==> flow/design.v <==
package code_defs_pkg;
    typedef enum logic [1:0]
        { SYNC_DATA = 2'b10
        , SYNC_CTL = 2'b01
        } sync_t;
    typedef enum logic [7:0]
        { BT_IDLE = 8'h1e
        , BT_O4   = 8'h2d
        , BT_S4   = 8'h33
        , BT_O0S4 = 8'h66
        , BT_O0O4 = 8'h55
        , BT_S0   = 8'h78
        , BT_O0   = 8'h4b
        , BT_T0   = 8'h87
        , BT_T1   = 8'h99
        , BT_T2   = 8'haa
        , BT_T3   = 8'hb4
        , BT_T4   = 8'hcc
        , BT_T5   = 8'hd2
        , BT_T6   = 8'he1
        , BT_T7   = 8'hff
        } block_type_t;
    typedef enum logic [6:0]
        { CC_IDLE = 7'b00
        , CC_LPI = 7'h06
        , CC_ERROR = 7'h1e
        , CC_RES0 = 7'h2d
        , CC_RES1 = 7'h33
        , CC_RES2 = 7'h4b
        , CC_RES3 = 7'h55
        , CC_RES4 = 7'h66
        , CC_RES5 = 7'h78
        } control_code_t;
    typedef enum logic [3:0]
        { OC_SEQ = 4'h0
        , OC_SIG = 4'hf
        } o_code_t;
    typedef enum logic [7:0]
        { RS_IDLE = 8'h07
        , RS_LPI = 8'h06
        , RS_START = 8'hfb
        , RS_TERM = 8'hfd
        , RS_ERROR = 8'hfe
        , RS_OSEQ = 8'h9c
        , RS_RES0 = 8'h1c
        , RS_RES1 = 8'h3c
        , RS_RES2 = 8'h7c
        , RS_RES3 = 8'hbc
        , RS_RES4 = 8'hdc
        , RS_RES5 = 8'hf7
        , RS_OSIG = 8'h5c
        } rs_code_t;
    typedef enum logic [7:0]
        { MAC_PRE = 8'h55
        , MAC_SFD = 8'hd5
        } mac_code_t;
    function automatic logic [7:0] control_to_rs_code(logic [6:0] icode);
        case (icode)
            CC_IDLE:    control_to_rs_code = RS_IDLE;
            CC_LPI:     control_to_rs_code = RS_LPI;
            CC_ERROR:   control_to_rs_code = RS_ERROR;
            CC_RES0:    control_to_rs_code = RS_RES0;
            CC_RES1:    control_to_rs_code = RS_RES1;
            CC_RES2:    control_to_rs_code = RS_RES2;
            CC_RES3:    control_to_rs_code = RS_RES3;
            CC_RES4:    control_to_rs_code = RS_RES4;
            CC_RES5:    control_to_rs_code = RS_RES5;
            default: begin
                control_to_rs_code = RS_IDLE;
            end
        endcase
    endfunction
    function automatic logic [3:0] rs_to_cc_ocode (input logic [7:0] rs_code);
        rs_to_cc_ocode = rs_code == RS_OSEQ ? OC_SEQ : OC_SIG;
    endfunction
    function automatic logic [7:0] cc_to_rs_ocode (input logic [3:0] cc_ocode);
        cc_to_rs_ocode = cc_ocode == OC_SEQ ? RS_OSEQ : RS_OSIG;
    endfunction
endpackage
`timescale 1ns/1ps
`default_nettype none
module slicing_crc #(
    parameter int SLICE_LENGTH = 4,
    parameter bit [31:0] INITIAL_CRC = 32'hFFFFFFFF,
    parameter bit INVERT_OUTPUT = 1,
    parameter bit REGISTER_OUTPUT = 1
) (
    input wire i_clk,
    input wire i_reset,
    input wire [8*SLICE_LENGTH-1:0] i_data,
    input wire [SLICE_LENGTH-1:0] i_valid,
    output wire [31:0] o_crc
);
    logic [31:0] crc_reg;
    logic [31:0] crc_next;
    function automatic logic [31:0] crc_byte(input logic [31:0] crc, input logic [7:0] data);
        logic [31:0] c;
        c = crc ^ {24'd0, data};
        for (int b = 0; b < 8; b++) begin
            c = c[0] ? ((c >> 1) ^ 32'hEDB88320) : (c >> 1);
        end
        crc_byte = c;
    endfunction
    always_comb begin
        crc_next = crc_reg;
        for (int n = 0; n < SLICE_LENGTH; n++) begin
            if (i_valid[n]) begin
                crc_next = crc_byte(crc_next, i_data[8*n +: 8]);
            end
        end
    end
    always_ff @(posedge i_clk)
    if (i_reset) begin
        crc_reg <= INITIAL_CRC;
    end else begin
        crc_reg <= crc_next;
    end
    generate if (REGISTER_OUTPUT) begin: l_reg_out
        assign o_crc = INVERT_OUTPUT ? ~crc_reg : crc_reg;
    end else begin: l_comb_out
        assign o_crc = INVERT_OUTPUT ? ~crc_next : crc_next;
    end endgenerate
endmodule
`timescale 1ns/1ps
`default_nettype none
module scrambler #(
    parameter bit DESCRAMBLE = 0,
    localparam int DATA_WIDTH = 32
) (
    input wire i_clk,
    input wire i_reset,
    input wire i_init_done,
    input wire i_pause,
    input wire [DATA_WIDTH-1:0] i_data,
    output wire [DATA_WIDTH-1:0] o_data
);
    /*verilator lint_off UNUSED*/
    logic[127:0] scrambler_data;
    /*verilator lint_on UNUSED*/
    logic [127:0] next_scrambler_data;
    logic [95:0] next_scrambler_data_split;
    always_ff @(posedge i_clk) begin
        if (i_reset || !i_init_done) begin
            scrambler_data <= '1;
        end
        else if (!i_pause) begin
            scrambler_data <= next_scrambler_data;
        end
    end
    assign next_scrambler_data_split = {scrambler_data[DATA_WIDTH +: 128 - DATA_WIDTH]};
    assign next_scrambler_data = DESCRAMBLE ? {i_data, next_scrambler_data_split} :
                                                {o_data, next_scrambler_data_split};
    generate
        for (genvar gi = 0; gi < DATA_WIDTH; gi++) begin: l_assign_odata
            assign o_data[gi] = next_scrambler_data_split[(64-DATA_WIDTH) + 6+gi] ^ next_scrambler_data_split[(64-DATA_WIDTH) + 25+gi] ^ i_data[gi];
        end
    endgenerate
endmodule
`timescale 1ns/1ps
`default_nettype none
module rx_gearbox #(
    parameter bit REGISTER_OUTPUT = 1,
    localparam int DATA_WIDTH = 32,
    localparam int HEADER_WIDTH = 2,
    localparam int SEQUENCE_WIDTH = 6
) (
    input wire i_clk,
    input wire i_reset,
    input wire [DATA_WIDTH-1:0] i_data,
    input wire i_slip,
    output logic [DATA_WIDTH-1:0] o_data,
    output logic [HEADER_WIDTH-1:0] o_header,
    output logic o_data_valid,
    output logic o_header_valid
);
    localparam int BUF_SIZE = 2*DATA_WIDTH + HEADER_WIDTH + 1;  
    logic [SEQUENCE_WIDTH-1:0] gearbox_seq;
    logic half_slip;
    always_ff @(posedge i_clk)
    if (i_reset) begin
        gearbox_seq <= '0;
        half_slip <= '0;
    end else begin
        if (!i_slip) begin
            gearbox_seq <= gearbox_seq < 32 ? gearbox_seq + 1 : '0;
        end
        if (i_slip) begin
            half_slip <= ~half_slip;
        end
    end
    logic [BUF_SIZE-1:0] obuf, next_obuf;
    wire frame_word;
    logic [6:0] current_data_idx;
    function automatic logic [6:0] data_idxs(input logic [SEQUENCE_WIDTH-1:0] seq);
        case (seq)
            0: data_idxs = 0;
            1: data_idxs = 32;
            2: data_idxs = 64;
            3: data_idxs = 30;
            4: data_idxs = 62;
            5: data_idxs = 28;
            6: data_idxs = 60;
            7: data_idxs = 26;
            8: data_idxs = 58;
            9: data_idxs = 24;
            10: data_idxs = 56;
            11: data_idxs = 22;
            12: data_idxs = 54;
            13: data_idxs = 20;
            14: data_idxs = 52;
            15: data_idxs = 18;
            16: data_idxs = 50;
            17: data_idxs = 16;
            18: data_idxs = 48;
            19: data_idxs = 14;
            20: data_idxs = 46;
            21: data_idxs = 12;
            22: data_idxs = 44;
            23: data_idxs = 10;
            24: data_idxs = 42;
            25: data_idxs = 8;
            26: data_idxs = 40;
            27: data_idxs = 6;
            28: data_idxs = 38;
            29: data_idxs = 4;
            30: data_idxs = 36;
            31: data_idxs = 2;
            32: data_idxs = 34;
            default: data_idxs = 0;
        endcase
    endfunction
    assign frame_word = (half_slip) ? !gearbox_seq[0] && gearbox_seq != SEQUENCE_WIDTH'(32) : 
                                        !gearbox_seq[0];
    assign current_data_idx = data_idxs(gearbox_seq);
    generate for (genvar gi = 0; gi < BUF_SIZE; gi++) begin: l_assign_obuf
        always @(*) begin
            next_obuf[gi] = obuf[gi];
            if (gi == BUF_SIZE - 1) begin
                next_obuf[gi] = next_obuf[0];  
            end else begin
                if (frame_word) begin
                    if (gearbox_seq != 0 && gi >= current_data_idx) begin
                        next_obuf[gi] = i_data[gi - current_data_idx];
                    end else if (gi < DATA_WIDTH - gearbox_seq) begin
                        next_obuf[gi] = i_data[gi + gearbox_seq];
                    end
                end else begin
                    if (gi >= current_data_idx && gi < current_data_idx + 32) begin
                        next_obuf[gi] = i_data[gi - current_data_idx];
                    end
                end
            end
        end
    end endgenerate
    always_ff @(posedge i_clk)
    if (i_reset) begin
        obuf <= '0;
    end else begin
        obuf <= next_obuf;
    end
    wire [DATA_WIDTH-1:0] odata_int;
    wire [HEADER_WIDTH-1:0] oheader_int;
    wire odata_valid_int;
    wire oheader_valid_int;
    assign odata_valid_int = half_slip ? gearbox_seq != 31 : gearbox_seq != 0;
    assign oheader_int = half_slip ? next_obuf[2:1] : next_obuf[1:0];
    assign oheader_valid_int = !frame_word && odata_valid_int;
    assign odata_int = half_slip ? (!frame_word ? next_obuf[34:3] : next_obuf[66:35]) :
                               (!frame_word ? next_obuf[33:2] : next_obuf[65:34]);
    generate if (REGISTER_OUTPUT) begin: l_register_output
        always_ff @(posedge i_clk)
        if (i_reset) begin
            o_data_valid <= '0;
            o_header <= '0;
            o_header_valid <= '0;
            o_data <= '0;
        end else begin
            o_data_valid <= odata_valid_int;
            o_header <= (oheader_valid_int) ? oheader_int : o_header;
            o_header_valid <= oheader_valid_int;
            o_data <= (odata_valid_int) ? odata_int : o_data;
        end
    end else begin: l_comb_output
        assign o_data_valid = odata_valid_int;
        assign o_header = oheader_int;
        assign o_header_valid = oheader_valid_int;
        assign o_data = odata_int;
    end endgenerate
endmodule
`timescale 1ns/1ps
`default_nettype none
module lock_state(
    input wire i_clk,
    input wire i_reset,
    input wire [1:0] i_header,
    input wire i_valid,
    output wire o_slip
);
    typedef enum logic[3:0] { LOCK_INIT, RESET_CNT, TEST_SH,
        VALID_SH, INVALID_SH, GOOD_64, SLIP} lock_state_t;
    lock_state_t state, next_state;
    /*verilator lint_off UNUSED*/
    logic rx_block_lock, test_sh, slip_done;
    /*verilator lint_on UNUSED*/
    logic [15:0] sh_cnt, sh_invalid_cnt;
    wire sh_valid;
    assign sh_valid = (i_header[1] ^ i_header[0]);
    assign o_slip = (state == SLIP);
    always_ff @(posedge i_clk) begin
        if (i_reset) begin
            state <= LOCK_INIT;
        end else begin
            state <= next_state;
        end
    end
    always_comb begin
        case (state)
            LOCK_INIT: begin
                next_state = RESET_CNT;
            end
            RESET_CNT: begin
                next_state = TEST_SH;
            end
            TEST_SH: begin
                if (!i_valid) begin
                    next_state = TEST_SH;
                end if (sh_valid) begin
                    next_state = VALID_SH;
                end else begin
                    next_state = INVALID_SH;
                end
            end
            VALID_SH: begin
                if (!i_valid) begin
                    next_state = VALID_SH;
                end if (sh_cnt == 64 && sh_invalid_cnt == 0) begin
                    next_state = GOOD_64;
                end else if (sh_cnt == 64 && sh_invalid_cnt != 0) begin
                    next_state = RESET_CNT;
                end else if (sh_cnt < 64 && !sh_valid) begin
                    next_state = INVALID_SH;
                end else begin
                    next_state = VALID_SH;
                end
            end
            INVALID_SH: begin
                if (!i_valid) begin
                    next_state = INVALID_SH;
                end if (sh_cnt == 64 && sh_invalid_cnt < 16) begin
                    next_state = RESET_CNT;
                end else if (sh_invalid_cnt == 16) begin
                    next_state = SLIP;
                end else if (sh_cnt < 64 && !sh_valid) begin
                    next_state = INVALID_SH;
                end else begin
                    next_state = VALID_SH;
                end
            end
            GOOD_64: begin
                next_state = RESET_CNT;
            end
            SLIP: begin
                next_state = RESET_CNT;
            end
            default: begin
                next_state = LOCK_INIT;
            end
            endcase
    end
    always_ff @(posedge i_clk) begin
        if (i_reset) begin
            rx_block_lock <= 1'b0;
            test_sh <= 1'b0;
            sh_cnt <= 0;
            sh_invalid_cnt <= 0;
            slip_done <= 1'b0;
        end else begin
            case (state)
                LOCK_INIT: begin
                    rx_block_lock <= 1'b0;
                    test_sh <= 1'b0;
                end
                RESET_CNT: begin
                    sh_cnt <= 0;
                    sh_invalid_cnt <= 0;
                    slip_done <= 1'b0;
                end
                TEST_SH: begin
                    test_sh <= 1'b0;
                end
                VALID_SH: begin
                    sh_cnt <= (i_valid) ? sh_cnt + 1 : sh_cnt;
                end
                INVALID_SH: begin
                    sh_cnt <= (i_valid) ? sh_cnt + 1 : sh_cnt;
                    sh_invalid_cnt <= (i_valid) ? sh_invalid_cnt + 1 : sh_invalid_cnt;
                end
                GOOD_64: begin
                    rx_block_lock <= 1'b0;
                end
                SLIP: begin
                    rx_block_lock <= 1'b0;
                end
                default: begin
                    rx_block_lock <= 1'b0;
                    test_sh <= 1'b0;
                    sh_cnt <= 0;
                    sh_invalid_cnt <= 0;
                    slip_done <= 1'b0;
                end
            endcase
        end
    end
endmodule
`timescale 1ns/1ps
`default_nettype none
import code_defs_pkg::*;
module decoder #(
    localparam int DATA_WIDTH = 32,
    localparam int DATA_NBYTES = DATA_WIDTH / 8
) (
    input wire i_reset,
    input wire i_rxc,
    input wire [DATA_WIDTH-1:0] i_rxd,
    input wire [1:0] i_rx_header,
    input wire i_rx_data_valid,
    input wire i_rx_header_valid,
    output wire [DATA_WIDTH-1:0] o_rxd,
    output wire [DATA_NBYTES-1:0] o_rxctl
);
    typedef struct packed {
        logic [63:0] odata;
        logic [7:0] octl;
        logic frame_valid;
    } xgmii_data_ctl_t;
    logic [DATA_WIDTH-1:0] delayed_i_rxd;
    wire [63:0] internal_irxd;
    xgmii_data_ctl_t decoded_frame;
    wire output_decode_frame;
    /*verilator lint_off UNUSED*/
    logic [63:0] internal_orxd;
    logic [7:0] internal_orxctl;
    wire frame_valid;
    /*verilator lint_on UNUSED*/
    always_ff @(posedge i_rxc) begin
        if (i_reset) begin
            delayed_i_rxd <= '0;
            internal_orxd <= '0;
            internal_orxctl <= '0;
        end else begin
            if (i_rx_data_valid) begin
                delayed_i_rxd <= i_rxd;
                if (output_decode_frame) begin  
                    internal_orxd <= decoded_frame.odata;
                    internal_orxctl <= decoded_frame.octl;
                end
            end
        end
    end
    assign internal_irxd = {i_rxd, delayed_i_rxd};
    assign output_decode_frame = !i_rx_header_valid  && i_rx_data_valid;  
    assign frame_valid = decoded_frame.frame_valid;
    assign o_rxd = !output_decode_frame ? internal_orxd[32 +: 32] : decoded_frame.odata[0 +: 32];
    assign o_rxctl = !output_decode_frame ? internal_orxctl[4 +: 4] : decoded_frame.octl[0 +: 4];
    function automatic logic [7:0] local_control_to_rs_code(input logic [6:0] icode);
        case (icode)
            CC_IDLE:    local_control_to_rs_code = RS_IDLE;
            CC_LPI:     local_control_to_rs_code = RS_LPI;
            CC_ERROR:   local_control_to_rs_code = RS_ERROR;
            CC_RES0:    local_control_to_rs_code = RS_RES0;
            CC_RES1:    local_control_to_rs_code = RS_RES1;
            CC_RES2:    local_control_to_rs_code = RS_RES2;
            CC_RES3:    local_control_to_rs_code = RS_RES3;
            CC_RES4:    local_control_to_rs_code = RS_RES4;
            CC_RES5:    local_control_to_rs_code = RS_RES5;
            default: begin
                local_control_to_rs_code = RS_IDLE;
            end
        endcase
    endfunction
    function automatic logic [7:0] local_cc_to_rs_ocode(input logic [3:0] cc_ocode);
        local_cc_to_rs_ocode = cc_ocode == OC_SEQ ? RS_OSEQ : RS_OSIG;
    endfunction
    function automatic logic [63:0] control_code_to_rs_lane(input logic [63:0] idata, input bit [7:0] lanes);
        control_code_to_rs_lane = {8{RS_ERROR}};
        for (int i = 0; i < 8; i++) begin
            if (lanes[7-i] == 1) begin
                control_code_to_rs_lane[8*i +: 8] = local_control_to_rs_code(idata[8 + (7*i) +: 7]);
            end
        end
    endfunction
    function automatic logic [72:0] decode_frame(input logic [63:0] idata, input logic [1:0] iheader);
        logic [63:0] odata;
        logic [7:0] octl;
        logic frame_valid;
        odata = '0;
        octl = '0;
        frame_valid = 1;
        if (iheader == SYNC_DATA) begin
            odata = idata;
            octl = '0;
        end else begin
            case (idata[7:0])
                BT_IDLE: begin
                    odata = control_code_to_rs_lane(idata, 8'hFF);
                    octl = '1;
                end
                BT_O4: begin
                    odata = control_code_to_rs_lane(idata, 8'hF0);
                    odata[63:40] = idata[63:40];
                    odata[39:32] = local_cc_to_rs_ocode(idata[39:36]);
                    octl = 8'h1F;
                end
                BT_S4: begin
                    odata = control_code_to_rs_lane(idata, 8'hF0);
                    odata[63:40] = idata[63:40];
                    odata[39:32] = RS_START;
                    octl = 8'h1F;
                end
                BT_O0S4: begin
                    odata[63:40] = idata[63:40];
                    odata[39:32] = RS_START;
                    odata[31: 8] = idata[31: 8];
                    odata[ 7: 0] = local_cc_to_rs_ocode(idata[35:32]);
                    octl = 8'h11;
                end
                BT_O0O4: begin
                    odata[63:40] = idata[63:40];
                    odata[39:32] = local_cc_to_rs_ocode(idata[35:32]);
                    odata[31: 8] = idata[31: 8];
                    odata[ 7: 0] = local_cc_to_rs_ocode(idata[39:36]);
                    octl = 8'h11;
                end
                BT_S0: begin
                    odata[63: 8] = idata[63: 8];
                    odata[ 7: 0] = RS_START;
                    octl = 8'h01;
                end
                BT_O0: begin
                    odata = control_code_to_rs_lane(idata, 8'h0F);
                    odata[31: 8] = idata[31: 8];
                    odata[ 7: 0] = local_cc_to_rs_ocode(idata[35:32]);
                    octl = 8'hF1;
                end
                BT_T0: begin
                    odata = control_code_to_rs_lane(idata, 8'h7F);
                    odata[ 7: 0] = RS_TERM;
                    octl = 8'hFF;
                end
                BT_T1: begin
                    odata = control_code_to_rs_lane(idata, 8'h3F);
                    odata[ 7: 0] = idata[15: 8];
                    odata[15: 8] = RS_TERM;
                    octl = 8'hFE;
                end
                BT_T2: begin
                    odata = control_code_to_rs_lane(idata, 8'h1F);
                    odata[15: 0] = idata[23: 8];
                    odata[23:16] = RS_TERM;
                    octl = 8'hFC;
                end
                BT_T3: begin
                    odata = control_code_to_rs_lane(idata, 8'h0F);
                    odata[23: 0] = idata[31: 8];
                    odata[31:24] = RS_TERM;
                    octl = 8'hF8;
                end
                BT_T4: begin
                    odata = control_code_to_rs_lane(idata, 8'h07);
                    odata[31: 0] = idata[39: 8];
                    odata[39:32] = RS_TERM;
                    octl = 8'hF0;
                end
                BT_T5: begin
                    odata = control_code_to_rs_lane(idata, 8'h03);
                    odata[39: 0] = idata[47: 8];
                    odata[47:40] = RS_TERM;
                    octl = 8'hE0;
                end
                BT_T6: begin
                    odata = control_code_to_rs_lane(idata, 8'h01);
                    odata[47: 0] = idata[55: 8];
                    odata[55:48] = RS_TERM;
                    octl = 8'hC0;
                end
                BT_T7: begin
                    odata[55: 0] = idata[63: 8];
                    odata[63:56] = RS_TERM;
                    octl = 8'h80;
                end
                default: begin
                    octl = 8'hFF;
                    odata[63:0] = {8{RS_ERROR}};
                    frame_valid = 0;
                end
            endcase
        end
        decode_frame = {odata, octl, frame_valid};
    endfunction
    assign decoded_frame = decode_frame(internal_irxd, i_rx_header);
endmodule
`timescale 1ns/1ps
`default_nettype none
import code_defs_pkg::*;
module rx_mac #(
    localparam int DATA_WIDTH = 32,
    localparam int DATA_NBYTES = DATA_WIDTH / 8
) (
    input wire i_reset,
    input wire i_clk,
    input wire [DATA_WIDTH-1:0] i_xgmii_rxd,
    input wire [DATA_NBYTES-1:0] i_xgmii_rxc,
    input wire i_phy_rx_valid,
    input wire [DATA_NBYTES-1:0] i_term_loc,
    output logic [DATA_WIDTH-1:0] m00_axis_tdata,
    output logic [DATA_NBYTES-1:0] m00_axis_tkeep,
    output logic m00_axis_tvalid,
    output logic m00_axis_tlast,
    output logic m00_axis_tuser
);
    typedef enum logic[1:0] {IDLE, PREAMBLE, DATA, TERM} rx_state_t;
    rx_state_t rx_state, rx_next_state;
    wire sfd_found;
    logic [DATA_NBYTES-1:0] start_keep;
    logic sfd_found_del;
    wire start_valid;
    wire term_found;
    wire [DATA_NBYTES-1:0] term_keep;
    wire ctl_found;
    wire data_invalid;
    wire  rx_crc_reset;
    logic [DATA_WIDTH-1:0] rx_crc_input_del;
    logic [31:0] rx_calc_crc;
    logic [31:0] rx_captured_crc;
    logic [DATA_NBYTES-1:0] crc_input_valid;
    logic [DATA_NBYTES-1:0] rx_crc_input_valid_del;
    always_ff @(posedge i_clk)
    if (i_reset) begin
        rx_state <= IDLE;
    end else begin
        rx_state <= rx_next_state;
    end
    always @(*) begin
        m00_axis_tdata = i_xgmii_rxd;
        case (rx_state)
            IDLE: begin
                rx_next_state = (sfd_found) ? DATA : IDLE;
                m00_axis_tvalid = '0;
                m00_axis_tlast = '0;
                m00_axis_tkeep = '0;
                m00_axis_tuser = '0;
            end
            DATA: begin
                if (i_phy_rx_valid && (term_found || ctl_found || data_invalid)) begin
                    rx_next_state = IDLE;
                end else begin
                    rx_next_state = DATA;
                end
                m00_axis_tvalid = i_phy_rx_valid && !data_invalid && (!sfd_found_del || (sfd_found_del && start_valid));
                m00_axis_tlast = rx_next_state == IDLE;
                m00_axis_tkeep = sfd_found_del ? start_keep :
                                    term_found ? term_keep  :
                                                '1;
                m00_axis_tuser = term_found && (rx_calc_crc == rx_captured_crc);
            end
            default: begin
                rx_next_state = IDLE;
                m00_axis_tvalid = '0;
                m00_axis_tlast = '0;
                m00_axis_tkeep = '0;
                m00_axis_tuser = '0;
            end
        endcase
    end
    assign ctl_found = |i_xgmii_rxc;
    assign data_invalid = (i_xgmii_rxc[3] && i_xgmii_rxd[31:24] == RS_ERROR) ||
                            (i_xgmii_rxc[2] && i_xgmii_rxd[23:16] == RS_ERROR) ||
                            (i_xgmii_rxc[1] && i_xgmii_rxd[15: 8] == RS_ERROR) ||
                            (i_xgmii_rxc[0] && i_xgmii_rxd[ 7: 0] == RS_ERROR);
    assign sfd_found = i_phy_rx_valid && (i_xgmii_rxd == {{3{8'h55}}, RS_START}) && (i_xgmii_rxc == 4'b1);
    always_ff @(posedge i_clk)  
    if (i_reset) begin
        sfd_found_del <= '0;
    end else begin
        sfd_found_del <= (i_phy_rx_valid) ? sfd_found : sfd_found_del;
    end
    assign term_found = |i_term_loc;
    assign start_keep = 4'b0000;
    assign start_valid = 1'b0;  
    generate for (genvar gi = 0; gi < DATA_NBYTES; gi++) begin: l_term_keep
        assign term_keep[gi] = (1 << gi) < i_term_loc ? 1'b1 : 1'b0;
    end endgenerate
    always_ff @(posedge i_clk)
    if (i_reset) begin
        rx_crc_input_del <= '0;
        rx_crc_input_valid_del <= '0;
    end else begin
        rx_crc_input_del <= i_phy_rx_valid ? m00_axis_tdata : rx_crc_input_del;
        rx_crc_input_valid_del <= i_phy_rx_valid ? m00_axis_tkeep : rx_crc_input_valid_del;
    end
    always @(*) begin
        if (!i_phy_rx_valid) begin
            crc_input_valid = {DATA_NBYTES{1'b0}};
        end else if (!term_found) begin
            crc_input_valid = rx_crc_input_valid_del;
        end else begin
            case (i_term_loc)
                1: crc_input_valid = 4'b0000;
                2: crc_input_valid = 4'b0001;
                4: crc_input_valid = 4'b0011;
                8: crc_input_valid = 4'b0111;
                default: crc_input_valid = 4'b1111;
            endcase
        end
        case (i_term_loc)
            1: rx_captured_crc = rx_crc_input_del;
            2: rx_captured_crc = {i_xgmii_rxd[0+:8], rx_crc_input_del[8+:24]};
            4: rx_captured_crc = {i_xgmii_rxd[0+:16], rx_crc_input_del[16+:16]};
            8: rx_captured_crc = {i_xgmii_rxd[0+:24], rx_crc_input_del[24+:8]};
            default: rx_captured_crc = i_xgmii_rxd;
        endcase
    end
    assign rx_crc_reset = rx_state == IDLE;
    slicing_crc #(
        .SLICE_LENGTH(DATA_NBYTES),
        .INITIAL_CRC(32'hFFFFFFFF),
        .INVERT_OUTPUT(1),
        .REGISTER_OUTPUT(0)
    ) u_rx_crc (
        .i_clk(i_clk),
        .i_reset(rx_crc_reset),
        .i_data(rx_crc_input_del),
        .i_valid(crc_input_valid),
        .o_crc(rx_calc_crc)
    );
endmodule
`timescale 1ns/1ps
`default_nettype none
import code_defs_pkg::*;
module eth_rx (
    input wire i_clk,
    input wire i_reset,
    input wire [31:0] i_xver_rx_data,
    output logic [31:0] m00_axis_tdata,
    output logic [3:0] m00_axis_tkeep,
    output logic m00_axis_tvalid,
    output logic m00_axis_tlast,
    output logic m00_axis_tuser
);
    wire [31:0] rx_gearbox_data_out, rx_descrambled_data;
    wire [1:0] rx_header;
    wire rx_data_valid, rx_header_valid;
    wire rx_gearbox_slip;
    wire [31:0] rx_decoded_data;
    wire [3:0] rx_decoded_ctl;
    rx_gearbox #(.REGISTER_OUTPUT(1))
    u_rx_gearbox (
        .i_clk(i_clk),
        .i_reset(i_reset),
        .i_data(i_xver_rx_data),
        .i_slip(rx_gearbox_slip),
        .o_data(rx_gearbox_data_out),
        .o_header(rx_header),
        .o_data_valid(rx_data_valid),
        .o_header_valid(rx_header_valid)
    );
    lock_state u_lock_state(
        .i_clk(i_clk),
        .i_reset(i_reset),
        .i_header(rx_header),
        .i_valid(rx_header_valid),
        .o_slip(rx_gearbox_slip)
    );
    scrambler #(
        .DESCRAMBLE(1)
    ) u_descrambler(
        .i_clk(i_clk),
        .i_reset(i_reset),
        .i_init_done(!i_reset),
        .i_pause(!rx_data_valid),
        .i_data(rx_gearbox_data_out),
        .o_data(rx_descrambled_data)
    );
    decoder u_decoder(
        .i_reset(i_reset),
        .i_rxc(i_clk),
        .i_rxd(rx_descrambled_data),
        .i_rx_header(rx_header),
        .i_rx_data_valid(rx_data_valid),
        .i_rx_header_valid(rx_header_valid),
        .o_rxd(rx_decoded_data),
        .o_rxctl(rx_decoded_ctl)
    );
    wire [3:0] early_term_loc;
    generate for (genvar gi = 0; gi < 4; gi++) begin: l_early_term_loc
        assign early_term_loc[gi] = rx_data_valid && rx_decoded_data[gi*8 +: 8] == RS_TERM && rx_decoded_ctl[gi];
    end endgenerate
    logic [31:0] xgmii_rx_data;
    logic [3:0] xgmii_rx_ctl;
    logic phy_rx_valid;
    logic [3:0] term_loc;
    always_ff @(posedge i_clk)
    if (i_reset) begin
        xgmii_rx_data <= '0;
        xgmii_rx_ctl <= '0;
        phy_rx_valid <= '0;
        term_loc <= '0;
    end else begin
        xgmii_rx_data <= rx_decoded_data;
        xgmii_rx_ctl <= rx_decoded_ctl;
        phy_rx_valid <= rx_data_valid;
        term_loc <= early_term_loc;
    end
    wire [31:0] rx_tdata;
    wire [3:0] rx_tkeep;
    wire rx_tvalid;
    wire rx_tlast;
    wire rx_tuser;
    rx_mac u_rx (
        .i_reset(i_reset),
        .i_clk(i_clk),
        .i_xgmii_rxd(xgmii_rx_data),
        .i_xgmii_rxc(xgmii_rx_ctl),
        .i_phy_rx_valid(phy_rx_valid),
        .i_term_loc(term_loc),
        .m00_axis_tdata(rx_tdata),
        .m00_axis_tkeep(rx_tkeep),
        .m00_axis_tvalid(rx_tvalid),
        .m00_axis_tlast(rx_tlast),
        .m00_axis_tuser(rx_tuser)
    );
    always_ff @(posedge i_clk)
    if (i_reset) begin
        m00_axis_tdata <= '0;
        m00_axis_tkeep <= '0;
        m00_axis_tvalid <= '0;
        m00_axis_tlast <= '0;
        m00_axis_tuser <= '0;
    end else begin
        m00_axis_tdata <= rx_tdata;
        m00_axis_tkeep <= rx_tkeep;
        m00_axis_tvalid <= rx_tvalid;
        m00_axis_tlast <= rx_tlast;
        m00_axis_tuser <= rx_tuser;
    end
endmodule
# Tool chain data of eth_rx
# Tool output for the design above, in the order of the flow.
# Line numbers count from 1 in the design file above.
# Operators carry their Yosys type and port widths (W data, S select, Z words).
# Library cell names are shortened.
# Not given: n/a
# setup
design,eth_rx
clk_port,i_clk
lib,sky130hd
corner,tt_025C_1v80

# Elaborated design
# Source: Yosys, flattened and elaborated, memories not mapped. Widths are those after wreduce. Print and check cells do not count.
# Yosys's memory passes give these memory sizes; they may raise the number of words (mostly to a power of two), join words into wider ones and drop unused or constant bits.
# bits
register_bits,528
romBits,384
clocked_rd_ports_x_width,6
mem_count,1
in_bits,34
# mem_list
name,size,word_bits,rd,wr,line_no,text
(name not given),64,6,1,0,195,case (seq)
# op_classes
add_sub_neg,136
cmp,205
equal,108
shift,132
muxes,358
bitwise,106
reduce_logical,206
# ops
op,n
$shiftx A32 B32 Y1,131
$lt A6 B32 Y1 const A,64
$mux W32,40
$lt A5 B32 Y1 const A,32
$lt A4 B32 Y1 const A,16
$pmux W8 S8,8
$not A13 Y14,32
$mux W1,270
$lt A3 B32 Y1 const A,8
$sub A6 B7 Y8 const A,32
$add A6 B6 Y7 const A,32
$ge A6 B7 Y1 const A,32
$eq A7 B7 Y1 const B,32
$pmux W8 S4,5
$logic_and A1 B1 Y1,157
$lt A1 B32 Y1 const A,4
$lt A2 B32 Y1 const A,4
$xor A32 B8 Y32,4
$sub A5 B7 Y8 const A,16
$lt A7 B32 Y1 const A,4
$eq A8 B8 Y1 const B,16
$pmux W32 S4,1
$add A5 B6 Y7 const A,16
$ge A5 B7 Y1 const A,16
$eq A7 B6 Y1 const B,16
$pmux W8 S11,1
$xor A1 B1 Y1,65
$sub A4 B7 Y8 const A,8
# Not listed: further kinds 76, cells in them 189.

# Longest topological paths
# Depth = most cells in a row (Yosys ltp): at word level without a register or memory, in the mapped netlist without a sequential cell, where the memories' decode and read muxes count.
# depth
ltp_word,75
abc_area,0
ltp_mapped,22
mapped_depth_nobuf,17

# Mapped cells and area
# Yosys stat after the flow's synthesis: flattened, memories mapped to cells. It holds for the ABC_AREA given above (unset counts as 0); a run with the other value may have another netlist.
# mapped
stdcells,4754
area_mm2,0.0368166
seq_area_mm2,0.0086283
ffs,431
# by_type
cell_type,n,area_total_um2
dfxtp_1,431,8.63E+03
mux2i_1,248,2.48E+03
xnor2_1,277,2.43E+03
nor2_1,601,2.26E+03
nand2_1,533,2E+03
a21oi_1,344,1.72E+03
mux4_2,58,1.31E+03
o21ai_0,244,1.22E+03
xnor3_1,50,1126.08
xor2_1,124,1.09E+03
clkbuf_1,282,1.06E+03
nor3_1,152,760.73
nand3_1,130,650.624
a211oi_1,81,608.083
mux2_2,50,563.04
ha_1,38,475.456
a31oi_1,72,450.432
nor2b_1,70,437.92
# Other cell types: 85; their cells: 969.
# By module: a second synthesis without flattening, with its own total; a netlist apart from the flattened one above.
# hier_totals
cells_unflattened,4638
hier_area_mm2,0.0386621
# Rows give one instance, submodules left out.
# modules
module,n_inst,n_cells,area_mm2
rx_gearbox (REGISTER_OUTPUT=1),1,1887,0.0145978
decoder,1,916,0.0067189
slicing_crc,1,683,0.0066088
rx_mac,1,479,0.0038149
scrambler (DESCRAMBLE=1),1,252,0.00263
eth_rx,1,183,0.0022547
lock_state,1,238,0.002037

# Timing after synthesis
# OpenSTA on the mapped netlist: ideal clock, no wires. The path of least setup slack (recovery checks aside). Input and output delay are each 20% of the period. Register names are those of the netlist, which keeps one name where synthesis merged equal registers.
# synth_path
path_type,flip-flop to flip-flop
start,register u_rx.rx_crc_input_del[2]
end,register m00_axis_tuser
tclk_ps,6500
setup_ps,103
t_first_pin_ps,0
arrival_time_ps,5316
setup_slack_ps,1081
path_delay_ps,5419
path_stages,20
path_buffers,2
synth_period_reached_ps,5419
# "path_delay_ps" is the arrival time less input delay plus setup time.
# "path_stages" counts driving pins, that of a launching flip-flop among them; a cell with two outputs on the path counts twice.
# "synth_period_reached_ps" is the clock period less the worst setup slack; recovery checks do not enter. This is arithmetic on one report: input and output delays are still those of the set period (20% each).
# The rows between start and end are the longest chain of elaborated cells between them; the timing report does not say that the signal goes this way. Where chains are equally long, one stands for them.
# Each line given opens the expression or statement behind the cell; cells for indexed reads and writes are added by Yosys, which also makes memories of some case tables.
# synth_via
path_cell_list,dfxtp_1 > xnor3_1 > a211o_1 > a211oi_4 > xnor3_1 > xor2_1 > a21bo_2 > and3_1 > buf_2 > xnor2_4 > xnor3_1 > mux2i_1 > or2_1 > buf_4 > xnor3_1 > xnor3_1 > xor2_1 > nor4_1 > nand4_1 > a2111oi_2
elab_chain_len,56
cone_cells,73
cone_lines,6
# synth_rtl
item,line_no,text
from (decl),632,logic [DATA_WIDTH-1:0] rx_crc_input_del;
from (assign),695,rx_crc_input_del <= '0;
from (assign),698,rx_crc_input_del <= i_phy_rx_valid ? m00_axis_tdata : rx_crc_input_del;
$xor A32 B8 Y32,98,"c = crc ^ {24'd0, data};"
$mux W32 x3,100,c = c[0] ? ((c >> 1) ^ 32'hEDB88320) : (c >> 1);
$not A13 Y14,n/a,
$mux W32,100,
$not A13 Y14,n/a,
$mux W32 x2,100,
$not A13 Y14,n/a,
(+34 left out),n/a,
$mux W32 x3,100,
$not A13 Y14,n/a,
$mux W32 x4,100,
$mux W32,107,if (i_valid[n]) begin
$not A32 Y32,121,assign o_crc = INVERT_OUTPUT ? ~crc_next : crc_next;
$eq A32 B32 Y1,664,m00_axis_tuser = term_found && (rx_calc_crc == rx_captured_crc);
$logic_and A1 B1 Y1,664,
to (assign),838,m00_axis_tuser <= '0;
to (assign),844,m00_axis_tuser <= rx_tuser;
to (decl),748,output logic m00_axis_tuser

# Timing after layout
# Path of least setup slack in the final report of run A (OpenROAD, finished layout, wires in). Where an end is a register, its clock arrival counts in the times.
# The path's times are printed in steps of 10 ps; the period is the one set.
# layout_path
path_type,flip-flop to flip-flop
start,register u_rx.u_rx_crc.crc_reg[4]
end,register m00_axis_tuser
tclk_ps,6860
setup_ps,110
t_first_pin_ps,650
arrival_time_ps,7000
setup_slack_ps,450
path_stages,21
path_buffers,5
# The rows between start and end are the longest chain of elaborated cells between them; the timing report does not say that the signal goes this way. Where chains are equally long, one stands for them.
# layout_via
path_cell_list,dfxtp_4 > xnor2_4 > buf_6 > xnor3_2 > mux2i_4 > or2_4 > buf_12 > buf_12 > xnor2_4 > buf_4 > xnor2_2 > o21ai_0 > xor2_1 > mux2i_2 > buf_4 > xor2_1 > o2111ai_1 > a2bb2oi_1 > o22ai_1 > a2111o_1 > a2111oi_2
elab_chain_len,56
cone_cells,70
cone_lines,5
# layout_rtl
item,line_no,text
from (decl),94,logic [31:0] crc_reg;
from (assign),114,crc_reg <= INITIAL_CRC;
from (assign),116,crc_reg <= crc_next;
$xor A32 B8 Y32,98,"c = crc ^ {24'd0, data};"
$mux W32 x5,100,c = c[0] ? ((c >> 1) ^ 32'hEDB88320) : (c >> 1);
$not A13 Y14,n/a,
$mux W32,100,
$not A13 Y14,n/a,
$mux W32 x2,100,
$mux W32,107,if (i_valid[n]) begin
(+34 left out),n/a,
$mux W32 x3,100,
$not A13 Y14,n/a,
$mux W32 x2,100,
$mux W32,107,
$not A32 Y32,121,assign o_crc = INVERT_OUTPUT ? ~crc_next : crc_next;
$eq A32 B32 Y1,664,m00_axis_tuser = term_found && (rx_calc_crc == rx_captured_crc);
$logic_and A1 B1 Y1,664,
to (assign),838,m00_axis_tuser <= '0;
to (assign),844,m00_axis_tuser <= rx_tuser;
to (decl),748,output logic m00_axis_tuser

# Measured data: module eth_rx, platform sky130hd, 3 stored runs of the flow under differing settings, order arbitrary. Input and output delays are each 20% of the period that was set; the output load is 0.01 pF.
# "achieved_period_ps" means the clock period less the worst setup slack. The figure is calculated, with input and output delays left at 20% of the set period.
# "critical_path_time_ps": the worst setup path's part of the clock period (all of it between registers, 20% less for each end at a port) less its slack. A launch clock that arrives late makes it longer, a capture clock that arrives late makes it shorter.
# "power_mw": no workload was simulated; the value follows from the tool's default switching activity.
# "critical_path_time_ps" is given in steps of 10 ps.
# Among the settings, n/a means not set for that run.
# Results: n/a = not shown.
stored run,CELL_PAD_IN_SITES_DETAIL_PLACEMENT,CORE_MARGIN,CORE_UTILIZATION,CTS_CLUSTER_SIZE,GPL_ROUTABILITY_DRIVEN,GPL_TIMING_DRIVEN,HOLD_SLACK_MARGIN,MAX_ROUTING_LAYER,MIN_ROUTING_LAYER,PLACE_DENSITY,SETUP_SLACK_MARGIN,TNS_END_PERCENT,period_ns,CAP_MARGIN,SLEW_MARGIN,CELL_PAD_IN_SITES_GLOBAL_PLACEMENT,CORE_ASPECT_RATIO,PLACE_DENSITY_LB_ADDON,fin_ws_ps,post_route_stdcell_area_mm2,power_mw,total_die_area_mm2,achieved_period_ps,critical_path_time_ps,worstPathKind,ws_hold_ps,fin_util_pct,yosys.chip_area_mm2,tns_setup_ps
run A,2,6,15,64,1,1,0.21,met4,met1,0.9,1.86,60,6.86,20,20,n/a,n/a,n/a,448,0.0466998,10.205,0.257475,6412,6410,flip-flop to flip-flop,482,19.2,0.0368166,0
run B,n/a,5,67,n/a,n/a,n/a,n/a,n/a,n/a,n/a,-0.36,n/a,8.13,20,40,1,0.85,0.19,n/a,n/a,n/a,n/a,n/a,n/a,n/a,n/a,n/a,n/a,n/a
run C,n/a,2,40,n/a,n/a,n/a,n/a,n/a,n/a,n/a,n/a,n/a,6.29,20,20,n/a,n/a,n/a,282,0.0410882,10.388,0.0944855,6008,6010,flip-flop to flip-flop,446,45.0,0.0368166,0
# Run B: no final report: placement broke off with FLW-0024
